==> flow/design.v <==
module fp1(sig1, sig2, exp1, exp2, sign1, sign2, signew, expnew, signnew);
input wire [10:0] sig1, sig2; 
input wire [3:0] exp1, exp2;
input wire sign1, sign2;
output wire [21:0] signew;
output wire [4:0] expnew;
output wire signnew;
assign expnew = exp1 + exp2 - 3'b111;
assign signew = sig1 * sig2;
assign signnew = sign1 ^ sign2;
endmodule
module fp2(sig, exp, sign, fp_result, under, over);
input wire [21:0] sig;
input wire [4:0] exp;
input wire sign;
output wire [15:0] fp_result;
output wire under, over;
reg [21:0] tempsig;
reg [4:0] tempexp;
reg underflow;
reg overflow;
always @(*)
begin
	if(sig[20]==1'b0)
		begin
			tempsig = sig >> 1;
			tempexp = exp + 1'b1;
		end
	else 
		begin
			tempsig = sig;
			tempexp = exp;
		end
	if (tempexp > 5'd24) underflow = 1'b1;
	else underflow = 1'b0;
	if (tempexp[4]==1) overflow = 1'b1;
	else overflow =1'b0;
end
assign fp_result = {sign, tempexp[3:0], tempsig[19:9] };
assign under = underflow;
assign over = overflow;
endmodule
module fp_mul(clk, op1, op2, result, under, over);
input wire clk;
input wire [15:0] op1, op2;
output reg [15:0] result;
output reg under, over;
reg [15:0] op1reg, op2reg;
wire [21:0] signew;
wire [4:0] expnew;
wire signnew;
wire [15:0] fp_result;
wire fp_under, fp_over;
always @(posedge clk)
begin
	op1reg <= op1;
	op2reg <= op2;
	result <= fp_result;
	under <= fp_under;
	over <= fp_over;
end
fp1 stage1(.sig1(op1reg[10:0]), .sig2(op2reg[10:0]), .exp1(op1reg[14:11]), .exp2(op2reg[14:11]),
	.sign1(op1reg[15]), .sign2(op2reg[15]), .signew(signew), .expnew(expnew), .signnew(signnew));
fp2 stage2(.sig(signew), .exp(expnew), .sign(signnew), .fp_result(fp_result), .under(fp_under), .over(fp_over));
endmodule
# ---- Tool chain data of fp_mul
# The steps from the RTL of fp_mul to its reports follow in flow order.
# Lines are those of the file above, counted from 1.
# Cell names lack the library's common part.
# A cell with -- has no value.
dict set report setup {
  top {fp_mul}
  clock_port {clk}
  cell_library {sky130hd}
  corner {tt_025C_1v80}
}

# ---- Elaborated design
# Yosys after proc, flatten, opt, wreduce and memory -nomap, before mapping. Memory bits, and registers merged into a memory's read port (data or address), are not among the register bits. Print and check cells are not counted. Equal cells are merged and count once.
dict set report word_totals {
  latchBits 0
  input_bits 33
  reg_bits 50
  out_inout_bits 18
  n_memories 0
  clocked_rd_ports_x_width 0
  elab_cells 16
  mem_bits_ro 0
  ram_bits 0
}
dict set report classes {
  multipliers 1
  n_div 0
  reduce_logical 0
  eq_ne 0
  n_addsub 3
  n_cmp 1
  muxes 4
  logic 1
  shifts 0
}
# cell n
set op_table {}
lappend op_table {{multiplier 11 x 11 -> 21 bit} 1}
lappend op_table {{2-to-1 mux 19 bit} 1}
lappend op_table {{adder 4 x 4 -> 5 bit} 1}
lappend op_table {{adder 5 x 1 -> 5 bit (second input constant)} 1}
lappend op_table {{subtractor 5 x 3 -> 5 bit (second input constant)} 1}
lappend op_table {{greater-than comparator 5 bit (second input constant)} 1}
lappend op_table {{2-to-1 mux 5 bit} 1}
lappend op_table {{2-to-1 mux 1 bit} 2}
lappend op_table {{XOR 1 bit} 1}

# ---- Depth
# Longest topological path by Yosys (ltp), each cell counted once; first at word level (registers and memories cut), then after technology mapping (sequential cells cut; the memories' decode and read muxes count).
dict set report logic_depth {
  depth_word 6
  abc_area 0
  depth_mapped 21
  depth_no_buf 19
}

# ---- Mapped cells and area
# The flow's flattened synthesis, as Yosys stat reports it; memories are mapped. The netlist is that of the ABC_AREA named above (0 if unset); the other value can give another one.
# The area totals of this step are shown rounded.
dict set report mapped {
  yosys_area_mm2 0.00537
  mapped_cells 566
  seqArea_mm2 0.001
  n_buf 24
  ffs 50
}
# cell n area_total_um2
set types {}
lappend types {fa_1 79 1.58E+03}
lappend types {dfxtp_1 50 1000.96}
lappend types {ha_1 62 775.744}
lappend types {inv_1 109 409.142}
lappend types {and2_1 65 406.64}
lappend types {nand2_1 61 228.97}
lappend types {xnor2_1 10 87.584}
lappend types {clkbuf_1 20 75.072}
lappend types {xor2_1 7 61.309}
lappend types {a21oi_1 11 55.053}
lappend types {nor3_1 8 40.038}
lappend types {a21o_1 5 37.536}
lappend types {o21a_1 5 37.536}
lappend types {nand3_1 7 35.034}
lappend types {o21ai_0 7 35.034}
lappend types {a221oi_2 2 30.029}
lappend types {mux2i_1 3 30.029}
lappend types {a31o_2 3 26.275}
# Other cell types: 35; their cells: 52.
# By module: a second synthesis without flattening, with its own total; a netlist apart from the flattened one above.
dict set report unflattened {
  cells_unflattened 593
  hier_area_mm2 0.00551
}
# Each row is one instance without its submodules.
# module instances cells area_mm2 mod_seq_area_mm2
set by_module {}
lappend by_module {fp1 1 519 0.00427 0}
lappend by_module {fp_mul 1 50 0.001 0.001}
lappend by_module {fp2 1 24 0.000241 0}

# ---- Timing after synthesis
# Source: OpenSTA report_checks on the synthesized netlist (no wires, ideal clock, input and output delay 20% of the period each), path of least setup slack; recovery checks are left aside. Register names are those of the netlist, which keeps one name where synthesis merged equal registers.
dict set report synth_path {
  path_kind {flip-flop to flip-flop}
  from {register op2reg[10]}
  to {register result[4]}
  setup_time_ns 0.079
  n_path_buf 2
  launch_ns 0.000
  arrival_ns 5.235
  stages 20
  path_slack_ns -0.014
  path_delay_ns 5.314
  required_time_ns 5.221
  clock_period_ns 5.3
  period_less_setup_slack_ns 5.314
}
# "path_delay_ns" = arrival - input delay + setup time.
# "stages" counts driving pins, that of a launching flip-flop among them; a cell with two outputs on the path counts twice.
# "period_less_setup_slack_ns" = period - worst setup slack (recovery checks aside). The figure is calculated, with input and output delays left at 20% of the set period.
# Between the ends stands the longest chain of elaborated cells between them, by number of cells; it is not shown to be the way that was timed. Of several equally long chains one is given.
# A line is the first line of the expression or statement that the cell stems from. Yosys adds cells for indexed reads and writes and turns some case tables into memories.
dict set report synth_between {
  path_cell_list {dfxtp_1 -> clkbuf_1 -> nand2_1 -> fa_1 -> fa_1 -> inv_1 -> fa_1 -> fa_1 -> inv_1 -> fa_1 -> inv_1 -> ha_1 -> and3_1 -> and3_1 -> o211ai_1 -> a21boi_1 -> o31ai_1 -> clkbuf_1 -> a21boi_0 -> a211oi_2}
  elab_chain_cells 2
  cells_between 2
  cone_lines 2
  classes_between {mul: 1; mux: 1}
}
# item line
set synth_lines {}
lappend synth_lines {{start, declared} 48} ;# reg [15:0] op1reg, op2reg;
lappend synth_lines {{start, assigned} 57} ;# op2reg <= op2;
lappend synth_lines {{multiplier 11 x 11 -> 21 bit} 9} ;# assign signew = sig1 * sig2;
lappend synth_lines {{2-to-1 mux 19 bit} 24} ;# if(sig[20]==1'b0)
lappend synth_lines {{end, assigned} 58} ;# result <= fp_result;
lappend synth_lines {{end, declared} 46} ;# output reg [15:0] result;

# ---- Worst path after layout
# From the final timing report of flow run A: the path of least setup slack in the routed layout; clock arrival at registers is part of the times.
dict set report layout_path {
  path_kind {flip-flop to flip-flop}
  from {register op1reg[1]}
  to {register result[3]}
  setup_time_ns 0.08
  required_time_ns 7.81
  launch_ns 0.31
  n_path_buf 0
  stages 18
  clock_period_ns 7.58
  path_slack_ns 1.40
  arrival_ns 6.41
}
# Between the ends stands the longest chain of elaborated cells between them, by number of cells; it is not shown to be the way that was timed. Of several equally long chains one is given.
dict set report layout_between {
  path_cell_list {dfxtp_1 -> nand2_1 -> fa_1 -> fa_1 -> inv_1 -> fa_1 -> fa_1 -> inv_1 -> fa_1 -> inv_1 -> ha_1 -> and3_1 -> and3_1 -> o211a_1 -> o21ai_1 -> nand4_1 -> a32o_1 -> a221oi_1}
  elab_chain_cells 2
  cells_between 2
  cone_lines 2
  classes_between {mul: 1; mux: 1}
}
# item line
set layout_lines {}
lappend layout_lines {{start, declared} 48} ;# reg [15:0] op1reg, op2reg;
lappend layout_lines {{start, assigned} 56} ;# op1reg <= op1;
lappend layout_lines {{multiplier 11 x 11 -> 21 bit} 9} ;# assign signew = sig1 * sig2;
lappend layout_lines {{2-to-1 mux 19 bit} 24} ;# if(sig[20]==1'b0)
lappend layout_lines {{end, assigned} 58} ;# result <= fp_result;
lappend layout_lines {{end, declared} 46} ;# output reg [15:0] result;

Add stored flow runs of fp_mul

Top module fp_mul; platform sky130hd; tools Yosys and OpenROAD; 2 stored runs in no particular order. Input and output delays are each 20% of the period that was set; the output load is 0.01 pF.
"period_less_ws_ns" = clock period - worst setup slack. The figure is calculated, with input and output delays left at 20% of the set period.
"worst_path_allowed_less_slack_ns" = time allowed to the worst setup path (clock period - input delay - output delay, where it has them) - its slack; a late launch clock adds to it, a late capture clock takes from it.
Measured values are rounded.

[flow] flow run A: files
==> flow/run.sh <==
#!/bin/bash
# the make line also repeats the synthesis and layout settings of config.mk as NAME=value (left out here)
make -C /OpenROAD-flow-scripts/flow DESIGN_CONFIG=/design/flow/config.mk WORK_HOME=/design/flow/orfs CLKGATE_MAP_FILE= finish
==> flow/config.mk <==
export PLATFORM = sky130hd
export DESIGN_NAME = fp_mul
export DESIGN_NICKNAME = fp_mul
export VERILOG_FILES = /design/flow/design.v
export SDC_FILE = /design/flow/constraint.sdc
export NUM_CORES = 4
export LEC_CHECK = 0
export CAP_MARGIN = 20
export CELL_PAD_IN_SITES_DETAIL_PLACEMENT = 0
export CORE_ASPECT_RATIO = 0.89
export CORE_MARGIN = 6
export CORE_UTILIZATION = 59
export MAX_ROUTING_LAYER = met5
export MIN_ROUTING_LAYER = met2
export PLACE_DENSITY = 0.55
export SETUP_SLACK_MARGIN = 0.26
export SLEW_MARGIN = 15
export TNS_END_PERCENT = 95
==> flow/constraint.sdc <==
create_clock -name core_clock -period 7.58 [get_ports {clk}]
set_input_delay 1.5160 -clock core_clock [delete_from_list [all_inputs] [get_ports {clk}]]
set_output_delay 1.5160 -clock core_clock [all_outputs]
set_load 0.01 [all_outputs]

[flow] flow run A: metrics
[metrics] fin_hold_ws_ns = 0.432
[metrics] worst_path_allowed_less_slack_ns = 6.18
[metrics] critical_path_type = flip-flop to flip-flop
[metrics] setup_ws_ns = 1.40
[metrics] total_die_area_mm2 = 0.0115
[metrics] period_less_ws_ns = 6.180
[metrics] layout_utilization_pct = 69.3
[metrics] synth_chip_area_mm2 = 0.00537
[metrics] setupTns_ns = 0.000

[flow] flow run B: files
==> flow/run.sh <==
#!/bin/bash
# the make line also repeats the synthesis and layout settings of config.mk as NAME=value (left out here)
make -C /OpenROAD-flow-scripts/flow DESIGN_CONFIG=/design/flow/config.mk WORK_HOME=/design/flow/orfs CLKGATE_MAP_FILE= finish
==> flow/config.mk <==
export PLATFORM = sky130hd
export DESIGN_NAME = fp_mul
export DESIGN_NICKNAME = fp_mul
export VERILOG_FILES = /design/flow/design.v
export SDC_FILE = /design/flow/constraint.sdc
export NUM_CORES = 4
export LEC_CHECK = 0
export CAP_MARGIN = 20
export CELL_PAD_IN_SITES_DETAIL_PLACEMENT = 1
export CELL_PAD_IN_SITES_GLOBAL_PLACEMENT = 2
export CORE_ASPECT_RATIO = 0.89
export CORE_MARGIN = 6
export CORE_UTILIZATION = 59
export GPL_TIMING_DRIVEN = 0
export MAX_ROUTING_LAYER = met5
export MIN_ROUTING_LAYER = met2
export PLACE_DENSITY = 0.55
export SETUP_SLACK_MARGIN = 0.26
export SLEW_MARGIN = 20
export TNS_END_PERCENT = 95
==> flow/constraint.sdc <==
create_clock -name core_clock -period 7.58 [get_ports {clk}]
set_input_delay 1.5160 -clock core_clock [delete_from_list [all_inputs] [get_ports {clk}]]
set_output_delay 1.5160 -clock core_clock [all_outputs]
set_load 0.01 [all_outputs]

[flow] flow run B: not finished: placement ended with error GPL-0301
